==> flow/design.v <==
`timescale 1ns / 1ps
module Contador_Comparador(
	input	clk, rst,
	input enable,
	output reg iguales	
	);
reg [25:0] CuentaCada20ns;
always @ (posedge rst or posedge clk) 
	begin
	  if (rst) CuentaCada20ns <= 0;  
	  else if (iguales) CuentaCada20ns <= 0;
			else if (enable) CuentaCada20ns <= CuentaCada20ns +1;
			else CuentaCada20ns <= CuentaCada20ns;
	end
always @(CuentaCada20ns)
	begin
		if (CuentaCada20ns == 5_000) 
			iguales = 'b1; 
		else iguales = 0;
end
endmodule
`timescale 1ns / 1ps
module Debouncer(
    input Clock,
    input Reset,
    input Switch,
    output reg One_Shot,
	 output reg Sw_Clean
    );
	 parameter [2:0] Ini  = 'b000;
	 parameter [2:0] Shot = 'b001;
	 parameter [2:0] Off1 = 'b011;
	 parameter [2:0] Sw_1 = 'b010;
	 parameter [2:0] Off2 = 'b110;
	 wire Delay_End;
	 reg [2:0] Status;
	 always @ (posedge Reset, posedge Clock)
		begin
			if (Reset)
				Status <= Ini;
			else
				case (Status)
					Ini: if (Switch)
						Status <= Shot;
					else
						Status <= Ini; 
					Shot: Status <= Off1;
					Off1: if (Delay_End)
						Status <= Sw_1;
					else
						Status <= Off1;
					Sw_1: if (~Switch)
						Status <= Off2;
					else
						Status <= Sw_1;
					Off2: if (Delay_End)
						Status <= Ini;
					else
						Status <= Off2;
					default: Status <= Ini;
				endcase
		end
	always @ (Status)
		begin
			case (Status)
				Ini:  begin One_Shot = 'b0; Sw_Clean = 'b0; end
				Shot: begin One_Shot = 'b1; Sw_Clean = 'b0; end
				Off1: begin One_Shot = 'b0; Sw_Clean = 'b1; end
				Sw_1: begin One_Shot = 'b0; Sw_Clean = 'b0; end
				Off2: begin One_Shot = 'b0; Sw_Clean = 'b1; end
				default: begin One_Shot = 'b0; Sw_Clean = 'b0; end
			endcase
		end
	Contador_Comparador CC(.clk(Clock), .rst(Reset), .enable(Switch), .iguales(Delay_End));
endmodule
`timescale 1ns / 1ps
module MaquinaEstados(
	input A,
	input B,
	input clk,
	input reset,
	output reg inc,
	output reg dec
);
parameter espera = 'b0000;
parameter a_0    = 'b0001; 
parameter a_1    = 'b0010; 
parameter b_0    = 'b0011; 
parameter b_1    = 'b0100; 
reg [2:0] estado;
always @ (posedge clk, posedge reset)
begin
	if(reset)
		estado <= 0;
	else
	begin
		case(estado)
		espera:
		begin
			if(A == 1 && B == 0) estado <= a_0;
			else if(B == 1 && A == 0) estado <= b_0;
		end
		a_0:
		begin
			if(B)	estado <= a_1;
		end
		b_0:
		begin
			if(A) estado <= b_1;
		end
		a_1:
		begin
			estado <= espera;
		end
		b_1:
		begin
			estado <= espera;
		end
		default:	estado <= espera;
		endcase
	end
end
always @ (estado)
begin
	case(estado)
	espera:
	begin
		inc = 0;
		dec = 0;
	end
	a_0:
	begin
		inc = 0;
		dec = 0;
	end
	b_0:
	begin
		inc = 0;
		dec = 0;
	end
	a_1:
	begin
		inc = 1;
		dec = 0;
	end
	b_1:
	begin
		inc = 0;
		dec = 1;
	end
	default:
	begin
		inc = 0;
		dec = 0;
	end
	endcase
end
endmodule
`timescale 1ns / 1ps
module SumadorRotary #(parameter [11:0] resetValue = 12'd0)(
	input clk,
	input reset,
	input inc,
	input dec,
	output reg [15:0] result
    );
parameter increase = 15;
	always @ (posedge reset or posedge clk)
		begin
		if(reset) result <= resetValue;
		else if(inc)
		begin
			result <= result+increase;
		end
		else if(dec)
		begin
				result <= result-increase;
		end
		end
endmodule
`timescale 1ns / 1ps
module RotaryEncoders #(parameter [11:0] resetValue = 12'd0)(
	input clk,
	input reset,
	input LeftA,
	input LeftB,
	input RightA,
	input RightB,
	output [15:0] result,
	output [15:0] result2,
	output moved		 
    );
	 wire LeftA_shot;
	 wire LeftB_shot;
	 wire RightA_shot;
	 wire RightB_shot;
	 wire increase;
	 wire decrease;
	 wire [15:0] res;
	 wire increase2;
	 wire decrease2;
	 wire [15:0] res2;
	 Debouncer deb1(.Clock(clk), .Reset(reset), .Switch(LeftA), .Sw_Clean(LeftA_shot));
	 Debouncer deb2(.Clock(clk), .Reset(reset), .Switch(LeftB), .Sw_Clean(LeftB_shot));
	 MaquinaEstados maquina1(.A(LeftA_shot), .B(LeftB_shot), .clk(clk), .reset(reset), .inc(increase), .dec(decrease));
	 SumadorRotary #(resetValue) sumador(.clk(clk), .reset(reset), .inc(increase), .dec(decrease), .result(res));
	 Debouncer deb4(.Clock(clk), .Reset(reset), .Switch(RightA), .Sw_Clean(RightA_shot));
	 Debouncer deb3(.Clock(clk), .Reset(reset), .Switch(RightB), .Sw_Clean(RightB_shot));
	 MaquinaEstados maquina2(.A(RightA_shot), .B(RightB_shot), .clk(clk), .reset(reset), .inc(increase2), .dec(decrease2));
	 SumadorRotary #(resetValue) sumador2(.clk(clk), .reset(reset), .inc(increase2), .dec(decrease2), .result(res2));
	 assign result = res;
	 assign result2 = res2;
	 assign moved = increase | decrease | increase2 | decrease2;
endmodule
`timescale 1ns / 1ps
module clockdiv(
	input wire clk,		 
	input wire clr,		 
	output wire dclk,		 
	output wire segclk	 
	);
reg [16:0] q;
always @(posedge clk or posedge clr)
begin
	if (clr == 1)
		q <= 0;
	else
		q <= q + 1;
end
assign segclk = q[16];
assign dclk = q[0];
endmodule
`timescale 1ns / 1ps
module vga640x480(
	input wire clk,			      
	input wire pix_en,		      
	input wire moved,		      
	input wire clr,	           
	input [15:0] posx,
	input [15:0] posy,
	input [15:0] posx2,
	input [15:0] posy2,
	output wire hsync,		  
	output wire vsync,		 
	output reg[2:0] red,	      
	output reg[2:0] green,    
	output reg[1:0] blue,	    
	output [3:0] score1,
	output [3:0] score2
	);
parameter cursor_width  = 20;
parameter cursor_height = 20;
parameter ball_size = 10;
reg [15:0] ball_x;
reg [15:0] ball_y;
localparam [6:0] cursor_size_player1 = 20;
localparam [6:0] cursor_size_player2 = 20;
reg [3:0] player1_score;
reg [3:0] player2_score;
reg [7:0] player1_color;
reg [7:0] player2_color;
parameter hpixels  = 800;        
parameter vlines   = 521;       
parameter hpulse   = 96; 	    
parameter vpulse   = 2; 	   
parameter hbp      = 144; 	  
parameter hfp      = 784; 	 
parameter vbp      = 31;   
parameter vfp      = 511; 
reg [9:0] hc;
reg [9:0] vc;
always @(posedge clk or posedge clr)
begin
	if (clr == 1)
	begin
		hc <= 0;
		vc <= 0;
	end
	else if (pix_en)
	begin
		if (hc < hpixels - 1)
			hc <= hc + 1;
		else
		begin
			hc <= 0;
			if (vc < vlines - 1)
				vc <= vc + 1;
			else
				vc <= 0;
		end
	end
end
assign hsync = (hc < hpulse) ? 0:1;
assign vsync = (vc < vpulse) ? 0:1;
reg printH_player1;
reg printV_player1;
reg printH_ball;
reg printV_ball;
reg printH_player2;
reg printV_player2;
always @*
begin
	printV_player1 = (vc > vbp + posy && vc < vbp + posy + cursor_size_player1);
	printV_player2 = (vc > vbp + posy2 && vc < vbp + posy2 + cursor_size_player2);
	printV_ball    = (vc > vbp + ball_y && vc < vbp + ball_y + ball_size);
end
always @*
begin
	printH_player1 = (hc > hbp + posx && hc < hbp + posx + cursor_size_player1);
	printH_player2 = (hc > hbp + posx2 && hc < hbp + posx2 + cursor_size_player2);
	printH_ball    = (hc > hbp + ball_x && hc < hbp + ball_x + ball_size);
end
always @ (printH_player1, printV_player1, printH_player2, printV_player2, printH_ball, printV_ball, player1_color, player2_color)
begin
	if(printH_player1 && printV_player1 && printH_ball && printV_ball && printH_player2 && printV_player2)
	begin
		red = 3'b101;
		green = 3'b110;
		blue = 2'b01;
	end
	else if(printH_player1 && printV_player1)
	begin
		red = player1_color[7:5];
		green = player1_color[4:2];
		blue = player1_color[1:0];
	end
	else if(printH_player2 && printV_player2)
	begin
		red = player2_color[7:5];
		green = player2_color[4:2];
		blue = player2_color[1:0];
	end
	else if(printH_ball && printV_ball)
	begin
		red = 3'b001;
		green = 3'b111;
		blue = 2'b01;
	end
	else
	begin
		red = 3'b000;
		green = 3'b000;
		blue = 2'b00;
	end
end
reg [8:0] random;
always @(posedge clk or posedge clr)
begin
	if (clr == 1)
		random <= 0;
	else if (pix_en)
	begin
		if (random == 400)
			random <= 0;
		else
			random <= random + 1'b1;
	end
end
reg moved_q;
always @(posedge clk or posedge clr)
begin
	if (clr == 1)
	begin
		moved_q <= 0;
		ball_x <= 300;
		ball_y <= 300;
		player1_score <= 0;
		player2_score <= 0;
		player1_color <= 8'b11100110;
		player2_color <= 8'b00101011;
	end
	else
	begin
		moved_q <= moved;
		if (moved_q)
		begin
			if((ball_x >= posx && ball_x <= posx + cursor_size_player1) && (ball_y >= posy && ball_y <= posy + cursor_size_player1))
			begin
				ball_x <= random[8:0] ;
				ball_y <= random[8:0] ;
				player1_score <= player1_score + 1;
				player1_color <= player1_color+1;
			end
			else if((ball_x >= posx2 && ball_x <= posx2 + cursor_size_player2) && (ball_y >= posy2 && ball_y <= posy2 + cursor_size_player2))
			begin
				ball_x <= random[8:0] ;
				ball_y <= random[8:0] ;
				player2_score <= player2_score + 1;
				player2_color <= player2_color+1;
			end
		end
	end
end
assign score1 = player1_score;
assign score2 = player2_score;
endmodule
`timescale 1ns / 1ps
module nCounter #(parameter integer limit=2, parameter busSize = 4)(
    input clk, enable, rst,
    output reg [busSize-1:0] count,
	 output reg overflow
    );
	 always @ (posedge rst, posedge clk)
	 begin
		if(rst)
		begin
			count<='b0;
			overflow <= 0;
		end
		else
		begin
		overflow <= 0;
		if(count == limit)  
			begin
				count<='b0;
				overflow <= 1;
			end
		else if(enable)
			count<=count+'b1;
		end
	 end
endmodule
`timescale 1ns / 1ps
module Timer #(parameter busSize = 26, parameter binTime = 50_000_000)(
    input clk, enable, rst,
    output reg toggle
    );
	 reg [busSize-1:0] localCount;
	 reg [busSize-1:0] limit;
	always @ (posedge rst, posedge clk) 
	begin
		if (rst) begin localCount <= 0; limit <= binTime; end
		else if (toggle) localCount <= 0;
		else if (enable) localCount <= localCount +1;
	end
	always @ (limit, localCount) 
	begin
		if (localCount == limit) toggle = 'b1; 
		else toggle = 'b0;
	end
endmodule
`timescale 1ns / 1ps
module Mux4_4(
    input [3:0] numA,
	 input [3:0] numB,
	 input [3:0] numC,
	 input [3:0] numD,
    input [1:0] sw,
    output [3:0] out
    );
	 assign out = (sw[0] == 1) ? (sw[1] == 1 ? numD : numB) : (sw[1] == 1 ? numC : numA);
endmodule
`timescale 1ns / 1ps
module bin_to_hex(
    input w,
    input x,
    input y,
    input z,
    output [6:0] num
    );
		assign num[6]= (~w&~x&~y&z)| (~w&x&~y&~z)| (w&x&~y&z)| (w&~x&y&z);
		assign num[5]= (w&x&y&z)| (w&x&y&~z)| (w&x&~y&~z)| (w&~x&y&z)|(~w&x&y&~z)|(~w&x&~y&z);
		assign num[4]= (~w&~x&y&~z)| (w&x&~y&~z)| (w&x&y);
		assign num[3]= (x&y&z)| (~x&~y&z)| (w&~x&y&~z)| (~w&x&~y&~z);
		assign num[2]= (~w&z)| (~x&~y&z)| (~w&x&~y);
		assign num[1] = (~w&~x&~y&z)| (~w&~x&y&z)| (~w&~x&y&~z)| (~w&x&y&z)| (w&x&~y&z);
		assign num[0]= (~w&~x&~y)| (~w&x&y&z)| (w&x&~y&~z);
endmodule
`timescale 1ns / 1ps
module Display(
	 input clk,
	 input rst,
	 input [3:0]A, 
	 input [3:0]B, 
	 input [3:0]C, 
	 input [3:0]D,
    output [6:0] numOut,
    output [3:0] transistor
    );
	 wire tggl;
	 wire [1:0] switcher;
	 wire [3:0] currentNumber;
	 Timer #(22, 250_000) dispTimer(.clk(clk), .enable(1'b1), .rst(rst), .toggle(tggl));  
	 nCounter #(4, 2) switch(.clk(clk),.count(switcher), .enable(tggl), .rst(rst), .overflow());  
	 Mux4_4 numbers(.sw(switcher), .numA(D), .numB(C), .numC(B), .numD(A), .out(currentNumber));
	 Mux4_4 oneCold(.sw(switcher), .numA(4'b0111), .numB(4'b1011), .numC(4'b1101), .numD(4'b1110), .out(transistor));
	 bin_to_hex converter(.w(currentNumber[3]),.x(currentNumber[2]),.y(currentNumber[1]),.z(currentNumber[0]), .num(numOut));	 
endmodule
`timescale 1ns / 1ps
module SuperBallPickupMasterRotaryChampionDeluxe5(
	input LeftA,
	input LeftB,
	input RightA,
	input RightB,
	input LeftA2,
	input LeftB2,
	input RightA2,
	input RightB2,
	input wire clk,			 
	input wire reset,			 
	output wire [6:0] seg,	 
	output wire [3:0] an,	 
	output wire dp,			 
	output wire [2:0] red,	 
	output wire [2:0] green, 
	output wire [1:0] blue,	 
	output wire hsync,		 
	output wire vsync,			 
	output resetOut
	);
wire segclk;
wire dclk;
assign dp = 1;
wire [15:0] posx;
wire [15:0] posy;
wire [15:0] posx2;
wire [15:0] posy2;
wire moved1;
wire moved2;
RotaryEncoders #(12'd100) rot(.clk(clk),.reset(reset), .LeftA(LeftA),.LeftB(LeftB),.RightA(RightA),.RightB(RightB),.result(posx),.result2(posy),.moved(moved1));
RotaryEncoders #(12'd400) rot2(.clk(clk),.reset(reset), .LeftA(LeftA2),.LeftB(LeftB2),.RightA(RightA2),.RightB(RightB2),.result(posx2),.result2(posy2),.moved(moved2));
clockdiv U1(.clk(clk),.clr(reset),.segclk(segclk),.dclk(dclk));
wire [3:0] score1;
wire [3:0] score2;
vga640x480 U3(.clk(clk),.pix_en(~dclk),.moved(moved1 | moved2),.clr(reset),.hsync(hsync),.vsync(vsync), .posx(posx), .posy(posy),  .posx2(posx2), .posy2(posy2), .red(red),.green(green),.blue(blue),.score1(score1),.score2(score2));
Display outputDisp(.clk(clk),.rst(reset),.A(4'b0001),.B(score1),.C(4'b0010),.D(score2),.numOut(seg),.transistor(an));
assign resetOut = reset;
endmodule
Tool chain data of SuperBallPickupMasterRotaryChampionDeluxe5
Each step is given for the RTL above and for the edited RTL.
"original" refers to lines of the RTL above, "edited" to lines of the edited file.
"difference": "edited" minus "original" as printed here. "rel. change": 100 x difference / "original".
Library cell names are shortened.
The mark n/a stands for no value.
Set-up
  top: SuperBallPickupMasterRotaryChampionDeluxe5
  clock input: clk
  cell library: sky130hd
  corner: tt_025C_1v80

Edit of the RTL
The edit as a unified diff against the file above.
A script made this edit. It changes what the design does and was not meant as an optimisation.
begin of diff
@@ -362,5 +362,4 @@
 	if (clr == 1)
 	begin
-		moved_q <= 0;
 		ball_x <= 300;
 		ball_y <= 300;
@@ -372,5 +371,4 @@
 	else
 	begin
-		moved_q <= moved;
 		if (moved_q)
 		begin
@@ -392,4 +390,5 @@
 	end
 end
+always @(*) moved_q = moved;
 assign score1 = player1_score;
 assign score2 = player2_score;
end of diff

Word level
Counts by Yosys on the flattened word-level netlist (proc, flatten, opt, wreduce; memories kept). Register bits leave out memories and registers merged into their read ports (data or address). Print and check cells are left out.
Storage and ports
  bits in registers: original 419, edited 418, difference -1, rel. change -0.24%
  bits in latches: original 0, edited 0, difference 0
  memory bits (writable): original 0, edited 0, difference 0
  bits in read-only memories: original 0, edited 0, difference 0
  clocked read ports x word width: original 0, edited 0, difference 0
  memory cells: original 0, edited 0, difference 0
  input port bits: original 10, edited 10, difference 0, rel. change 0.00%
  output and inout port bits: original 23, edited 23, difference 0, rel. change 0.00%
  word-level cells: original 447, edited 446, difference -1, rel. change -0.22%
Cells by class
  add/subtract/negate cells: original 42, edited 42, difference 0, rel. change 0.00%
  multiply operators: original 0, edited 0, difference 0
  divide/modulo/power cells: original 0, edited 0, difference 0
  magnitude comparators: original 24, edited 24, difference 0, rel. change 0.00%
  eq/ne operators: original 70, edited 70, difference 0, rel. change 0.00%
  shift operators: original 0, edited 0, difference 0
  muxes and demuxes: original 135, edited 135, difference 0, rel. change 0.00%
  bitwise operators: original 72, edited 72, difference 0, rel. change 0.00%
  reduce/logical cells: original 68, edited 68, difference 0, rel. change 0.00%
Operators with widths
  two-way mux 1 bit: original 45, edited 45, difference 0, rel. change 0.00%
  two-way mux 3 bit: original 40, edited 40, difference 0, rel. change 0.00%
  bitwise AND 1 bit: original 29, edited 29, difference 0, rel. change 0.00%
  OR 1 bit: original 28, edited 28, difference 0, rel. change 0.00%
  logical AND 1 bit: original 27, edited 27, difference 0, rel. change 0.00%
  == test 3 x 2 -> 1 bit with constant B: original 24, edited 24, difference 0, rel. change 0.00%
  two-way mux 26 bit: original 16, edited 16, difference 0, rel. change 0.00%
  NOT 1 bit: original 15, edited 15, difference 0, rel. change 0.00%
  nonzero test 2 bit: original 13, edited 13, difference 0, rel. change 0.00%
  == test 3 x 1 -> 1 bit with constant B: original 12, edited 12, difference 0, rel. change 0.00%
  == test 3 bit with constant B: original 12, edited 12, difference 0, rel. change 0.00%
  zero test 3 bit: original 12, edited 12, difference 0, rel. change 0.00%
  two-way mux 16 bit: original 10, edited 10, difference 0, rel. change 0.00%
  adder 26 x 1 -> 26 bit with constant B: original 8, edited 8, difference 0, rel. change 0.00%
  == test 26 x 13 -> 1 bit with constant B: original 8, edited 8, difference 0, rel. change 0.00%
  inequality test 2 x 1 -> 1 bit with constant B: original 8, edited 8, difference 0, rel. change 0.00%
  case mux 3 bit (select 5 bit): original 8, edited 8, difference 0, rel. change 0.00%
  OR reduction 2 bit: original 8, edited 8, difference 0, rel. change 0.00%
  > comparator 10 x 32 -> 1 bit: original 6, edited 6, difference 0, rel. change 0.00%
  < comparator 10 x 32 -> 1 bit: original 6, edited 6, difference 0, rel. change 0.00%
  AND reduction 3 bit: original 5, edited 5, difference 0, rel. change 0.00%
  adder 16 x 4 -> 16 bit with constant B: original 4, edited 4, difference 0, rel. change 0.00%
  adder 16 x 5 -> 16 bit with constant B: original 4, edited 4, difference 0, rel. change 0.00%
  adder 32 x 5 -> 32 bit with constant B: original 4, edited 4, difference 0, rel. change 0.00%
  greater-or-equal comparator 16 bit: original 4, edited 4, difference 0, rel. change 0.00%
  <= comparator 16 bit: original 4, edited 4, difference 0, rel. change 0.00%
  two-way mux 2 bit: original 4, edited 4, difference 0, rel. change 0.00%
  two-way mux 4 bit: original 4, edited 4, difference 0, rel. change 0.00%
The list need not be complete.

Depth
Yosys ltp: most cells in a row. Word level: on the elaborated netlist, between registers, memories and ports. Mapped: between sequential cells and ports; inverters and the memories' decode and read muxes count.
Logic depth
  word-level depth: original 10, edited 10, difference 0, rel. change 0.00%
  ABC_AREA: original 0, edited 0
  depth in mapped cells: original 19, edited 20, difference +1, rel. change +5.26%
  depth with buffers taken out: original 18, edited 19, difference +1, rel. change +5.56%

Mapped cells and area
The flow's flattened synthesis, as Yosys stat reports it; memories are mapped. The netlist is that of the ABC_AREA named above (0 if unset); the other value can give another one.
Cell types
  nor2_1: original 247, edited 274, difference +27, rel. change +10.93%
  o211ai_1: original 4, edited 21, difference +17, rel. change +425.00%
  xnor2_1: original 264, edited 279, difference +15, rel. change +5.68%
  and3_1: original 77, edited 62, difference -15, rel. change -19.48%
  nor4_1: original 54, edited 39, difference -15, rel. change -27.78%
  nand3_1: original 134, edited 122, difference -12, rel. change -8.96%
  and2_1: original 20, edited 32, difference +12, rel. change +60.00%
  o21a_1: original 16, edited 28, difference +12, rel. change +75.00%
  inv_1: original 179, edited 189, difference +10, rel. change +5.59%
  o21ai_0: original 149, edited 139, difference -10, rel. change -6.71%
  nand4_1: original 99, edited 109, difference +10, rel. change +10.10%
  and4_1: original 12, edited 21, difference +9, rel. change +75.00%
  buf_2: original 1, edited 10, difference +9, rel. change +900.00%
  xor2_1: original 148, edited 140, difference -8, rel. change -5.41%
  nor3_1: original 66, edited 74, difference +8, rel. change +12.12%
  o31ai_1: original 18, edited 10, difference -8, rel. change -44.44%
  nand3b_1: original 8, edited 2, difference -6, rel. change -75.00%
  o41ai_1: original 1, edited 7, difference +6, rel. change +600.00%
The list need not be complete.
Synthesis totals
  standard cells after synthesis: original 3086, edited 3163, difference +77, rel. change +2.50%
  mapped area (um^2): original 28543.6, edited 28976.5, difference +432.9, rel. change +1.52%
  sequential part of the area (um^2): original 10556.4, edited 10531.4, difference -25.0, rel. change -0.24%
  flip-flop cells: original 420, edited 419, difference -1, rel. change -0.24%
  buffers: original 78, edited 84, difference +6, rel. change +7.69%
The figures by module come from a second, unflattened synthesis with its own total; it is not the netlist above.
Unflattened totals
  cells (unflattened synthesis): original 3295, edited 3204, difference -91, rel. change -2.76%
  area (unflattened synthesis) (um^2): original 31630.3, edited 30945.9, difference -684.4, rel. change -2.16%
Each row is one instance without its submodules.
Modules, original
  vga640x480: instances 1, cells 1320, area 10829.1 um^2, sequential area 1592.8 um^2
  Contador_Comparador: instances 8, cells 122, area 1345.0 um^2, sequential area 650.6 um^2
  SumadorRotary #(resetValue=100): instances 2, cells 147, area 1320.0 um^2, sequential area 404.1 um^2
  SumadorRotary #(resetValue=400): instances 2, cells 147, area 1320.0 um^2, sequential area 404.1 um^2
  Debouncer: instances 8, cells 14, area 185.2 um^2, sequential area 126.4 um^2
  Timer: instances 1, cells 108, area 1117.3 um^2, sequential area 550.5 um^2
  MaquinaEstados: instances 4, cells 17, area 202.7 um^2, sequential area 126.4 um^2
  clockdiv: instances 1, cells 63, area 764.5 um^2, sequential area 425.4 um^2
  bin_to_hex: instances 1, cells 34, area 235.2 um^2, sequential area 0.0 um^2
  Mux4_4: instances 2, cells 4, area 105.1 um^2, sequential area 0.0 um^2
  nCounter: instances 1, cells 8, area 86.3 um^2, sequential area 50.0 um^2
  SuperBallPickupMasterRotaryChampionDeluxe5: instances 1, cells 6, area 32.5 um^2, sequential area 0.0 um^2
  RotaryEncoders #(resetValue=100): instances 1, cells 1, area 7.5 um^2, sequential area 0.0 um^2
  RotaryEncoders #(resetValue=400): instances 1, cells 1, area 7.5 um^2, sequential area 0.0 um^2
  Display: instances 1, cells 2, area 7.5 um^2, sequential area 0.0 um^2
Modules, edited
  Contador_Comparador: instances 8, cells 122, area 1345.0 um^2, sequential area 650.6 um^2
  vga640x480: instances 1, cells 1229, area 10144.7 um^2, sequential area 1567.8 um^2
  SumadorRotary #(resetValue=100): instances 2, cells 147, area 1320.0 um^2, sequential area 404.1 um^2
  SumadorRotary #(resetValue=400): instances 2, cells 147, area 1320.0 um^2, sequential area 404.1 um^2
  Debouncer: instances 8, cells 14, area 185.2 um^2, sequential area 126.4 um^2
  Timer: instances 1, cells 108, area 1117.3 um^2, sequential area 550.5 um^2
  MaquinaEstados: instances 4, cells 17, area 202.7 um^2, sequential area 126.4 um^2
  clockdiv: instances 1, cells 63, area 764.5 um^2, sequential area 425.4 um^2
  bin_to_hex: instances 1, cells 34, area 235.2 um^2, sequential area 0.0 um^2
  Mux4_4: instances 2, cells 4, area 105.1 um^2, sequential area 0.0 um^2
  nCounter: instances 1, cells 8, area 86.3 um^2, sequential area 50.0 um^2
  SuperBallPickupMasterRotaryChampionDeluxe5: instances 1, cells 6, area 32.5 um^2, sequential area 0.0 um^2
  RotaryEncoders #(resetValue=100): instances 1, cells 1, area 7.5 um^2, sequential area 0.0 um^2
  RotaryEncoders #(resetValue=400): instances 1, cells 1, area 7.5 um^2, sequential area 0.0 um^2
  Display: instances 1, cells 2, area 7.5 um^2, sequential area 0.0 um^2

Timing after synthesis
Source: OpenSTA report_checks on the synthesized netlist (no wires, ideal clock, input and output delay 20% of the period each), path of least setup slack; recovery checks are left aside. Register names are those of the netlist, which keeps one name where synthesis merged equal registers.
Timing after synthesis
  path kind: original in2out, edited reg2out
  start point: original input port reset, edited register rot2.sumador2.result[2]
  end point: original output port resetOut, edited output port green[0]
  period (ns): original 20.0, edited 20.0, difference 0.0, rel. change 0.00%
  input delay (ns): original 4.000
  output delay (ns): original 4.000, edited 4.000, difference 0.000, rel. change 0.00%
  time at the first pin (ns): original 4.000, edited 0.000, difference -4.000, rel. change -100.00%
  arrival time (ns): original 4.119, edited 4.264, difference +0.145, rel. change +3.52%
  data required time (ns): original 16.000, edited 16.000, difference 0.000, rel. change 0.00%
  slack (ns): original 11.881, edited 11.736, difference -0.145
  path delay (ns): original 0.119, edited 4.264, difference +4.145, rel. change +3483.19%
  stages on the path: original 1, edited 20, difference +19, rel. change +1900.00%
  path buffers: original 1, edited 0, difference -1, rel. change -100.00%
  period reached after synthesis (ns): original 8.119, edited 8.264, difference +0.145, rel. change +1.79%
"path delay" = arrival - input delay + setup time.
A path that ends at an output port has no setup time.
"stages on the path": output pins that drive a net of the path, with the launching flip-flop's if there is one; two outputs of one cell count as two.
"period reached after synthesis" = period - worst setup slack (recovery checks aside). The figure is calculated, with input and output delays left at 20% of the set period.
Between the ends stands the longest chain of elaborated cells between them, by number of cells; it is not shown to be the way that was timed. Of several equally long chains one is given.
A line is the first line of the expression or statement that the cell stems from. Yosys adds cells for indexed reads and writes and turns some case tables into memories.
At most two assigning lines are given for a register; there are more.
Between the ends, after synthesis, original
  cell sequence: buf_4
  cells in the longest elaborated chain: 0
  elaborated cells on any way between the ends: 0
  RTL lines with such cells: 0
Ends and longest elaborated chain, after synthesis, original
  start: declaration: line 500  | input wire reset,
  end: declaration: line 509  | output resetOut
Between the ends, after synthesis, edited
  cell sequence: dfrtp_1 -> inv_1 -> ha_1 -> nor2b_1 -> o21ai_0 -> mux2_2 -> a211oi_1 -> nand2b_1 -> xnor2_1 -> ha_1 -> o21ai_0 -> nor2_1 -> nand3_1 -> a21oi_1 -> or3_1 -> o2111ai_1 -> nor4_2 -> or4_4 -> mux2_4 -> o22ai_2
  cells in the longest elaborated chain: 8
  elaborated cells on any way between the ends: 10
  RTL lines with such cells: 4
  those cells by class: add/sub: 2; compare: 2; mux: 3; reduce/logical: 3
Ends and longest elaborated chain, after synthesis, edited
  start: declaration: line 165  | output reg [15:0] result
  start: assignment: line 170  | if(reset) result <= resetValue;
  start: assignment: line 173  | result <= result+increase;
  adder 5 x 16 -> 17 bit: line 304  | printV_player2 = (vc > vbp + posy2 && vc < vbp + posy2 + cursor_size_player2);
  adder 32 x 5 -> 32 bit: line 304
  < comparator 10 x 32 -> 1 bit: line 304
  logical AND 1 bit: line 304
  logical AND 1 bit: line 327  | else if(printH_player2 && printV_player2)
  two-way mux 3 bit: line 327
  two-way mux 3 bit: line 321  | else if(printH_player1 && printV_player1)
  two-way mux 3 bit: line 315  | if(printH_player1 && printV_player1 && printH_ball && printV_ball && printH_player2 && printV_player2)
  end: declaration: line 504  | output wire [2:0] green,

Worst path after layout
Path of least setup slack in the final report of each run of set A (OpenROAD, finished layout, wires in). Where an end is a register, its clock arrival counts in the times.
Timing post-layout
  path kind: original reg2out, edited reg2out
  start point: original register rot.sumador2.result[2], edited register rot2.sumador2.result[2]
  end point: original output port blue[0], edited output port green[1]
  period (ns): original 10.1, edited 10.1, difference 0.0, rel. change 0.00%
  output delay (ns): original 2.02, edited 2.02, difference 0.00, rel. change 0.00%
  time at the first pin (ns): original 0.59, edited 0.61, difference +0.02, rel. change +3.39%
  arrival time (ns): original 5.78, edited 6.12, difference +0.34, rel. change +5.88%
  data required time (ns): original 8.08, edited 8.08, difference 0.00, rel. change 0.00%
  slack (ns): original 2.30, edited 1.96, difference -0.34
  stages on the path: original 17, edited 21, difference +4, rel. change +23.53%
  path buffers: original 1, edited 1, difference 0, rel. change 0.00%
Between the ends stands the longest chain of elaborated cells between them, by number of cells; it is not shown to be the way that was timed. Of several equally long chains one is given.
At most two assigning lines are given for a register; there are more.
Between the ends, post-layout, original
  cell sequence: dfstp_2 -> inv_1 -> ha_1 -> nand2b_1 -> a21oi_1 -> xnor2_1 -> ha_1 -> nand4_1 -> nor3_1 -> a2111oi_0 -> nand4_1 -> or4b_1 -> nor4_1 -> nand3_1 -> mux2_2 -> a211o_1 -> clkdlybuf4s50_1
  cells in the longest elaborated chain: 10
  elaborated cells on any way between the ends: 12
  those cells by class: add/sub: 2; compare: 2; mux: 2; reduce/logical: 6
Ends and longest elaborated chain, post-layout, original
  start: declaration: line 165  | output reg [15:0] result
  start: assignment: line 170  | if(reset) result <= resetValue;
  start: assignment: line 173  | result <= result+increase;
  adder 5 x 16 -> 17 bit: line 303  | printV_player1 = (vc > vbp + posy && vc < vbp + posy + cursor_size_player1);
  adder 32 x 5 -> 32 bit: line 303
  < comparator 10 x 32 -> 1 bit: line 303
  logical AND 1 bit: line 303
  logical AND 1 bit x5: line 315  | if(printH_player1 && printV_player1 && printH_ball && printV_ball && printH_player2 && printV_player2)
  two-way mux 2 bit: line 315
  end: declaration: line 506  | output wire [1:0] blue,
Between the ends, post-layout, edited
  cell sequence: dfrtp_1 -> inv_1 -> ha_1 -> nor2b_1 -> o21ai_0 -> mux2_2 -> a211oi_1 -> nand2b_1 -> xnor2_1 -> ha_1 -> o21ai_0 -> nor2_1 -> nand3_1 -> a21oi_1 -> or3_1 -> o2111ai_1 -> nor4_2 -> a2111oi_0 -> nor3b_1 -> a221o_1 -> clkdlybuf4s50_1
  cells in the longest elaborated chain: 8
  elaborated cells on any way between the ends: 10
  RTL lines with such cells: 4
  those cells by class: add/sub: 2; compare: 2; mux: 3; reduce/logical: 3
Ends and longest elaborated chain, post-layout, edited
  start: declaration: line 165  | output reg [15:0] result
  start: assignment: line 170  | if(reset) result <= resetValue;
  start: assignment: line 173  | result <= result+increase;
  adder 5 x 16 -> 17 bit: line 304  | printV_player2 = (vc > vbp + posy2 && vc < vbp + posy2 + cursor_size_player2);
  adder 32 x 5 -> 32 bit: line 304
  < comparator 10 x 32 -> 1 bit: line 304
  logical AND 1 bit: line 304
  logical AND 1 bit: line 327  | else if(printH_player2 && printV_player2)
  two-way mux 3 bit: line 327
  two-way mux 3 bit: line 321  | else if(printH_player1 && printV_player1)
  two-way mux 3 bit: line 315  | if(printH_player1 && printV_player1 && printH_ball && printV_ball && printH_player2 && printV_player2)
  end: declaration: line 504  | output wire [2:0] green,

Measured runs
Both versions went through the flow (Yosys, OpenROAD) with the same settings in each pair. Constraints: input delay and output delay 20% of the set period each, output load 0.01 pF.
Flow settings, set A
  period_ns: 10.1
  CAP_MARGIN: 20
  CORE_MARGIN: 2
  CORE_UTILIZATION: 40
  SLEW_MARGIN: 20
Final reports, set A
  post-synthesis cell area (um^2): original 28543.6, edited 28976.5, difference +432.9, rel. change +1.52%
  die footprint (um^2): original 73511.5, edited 74610.9, difference +1099.4, rel. change +1.50%
  standard-cell area after routing (um^2): original 31654.1, edited 31986.9, difference +332.8, rel. change +1.05%
  setup slack of the critical path (ns): original 2.301, edited 1.959, difference -0.342
  worst hold slack after layout (ns): original 0.426, edited 0.434, difference +0.008
  power consumption (µW): original 4127, edited 4062, difference -65, rel. change -1.57%
  clock period reached (ns): original 7.799, edited 8.141, difference +0.342, rel. change +4.39%
Flow settings, set B
  CAP_MARGIN: 5
  CELL_PAD_IN_SITES_GLOBAL_PLACEMENT: 1
  CORE_UTILIZATION: 65
  CTS_CLUSTER_DIAMETER: 208
  GPL_ROUTABILITY_DRIVEN: 0
  PLACE_DENSITY: 0.91
  SLEW_MARGIN: 0
  period_ns: 16.6
  CORE_MARGIN: 2
Final reports, set B
  post-synthesis cell area (um^2): original 28543.6, edited 28976.5, difference +432.9, rel. change +1.52%
  die footprint (um^2): original 45605.7, edited 46285.2, difference +679.5, rel. change +1.49%
  standard-cell area after routing (um^2): original 31064.8, edited 31486.4, difference +421.6, rel. change +1.36%
  setup slack of the critical path (ns): original 7.635, edited 6.874, difference -0.761
  worst hold slack after layout (ns): original 0.430, edited 0.437, difference +0.007
  power consumption (µW): original 2486, edited 2478, difference -8, rel. change -0.32%
  clock period reached (ns): original 8.965, edited 9.726, difference +0.761, rel. change +8.49%
"clock period reached" = clock period - worst setup slack. The figure is calculated, with input and output delays left at 20% of the set period.
"power consumption" rests on the timing tool's default activity at the inputs, not on a simulated workload.
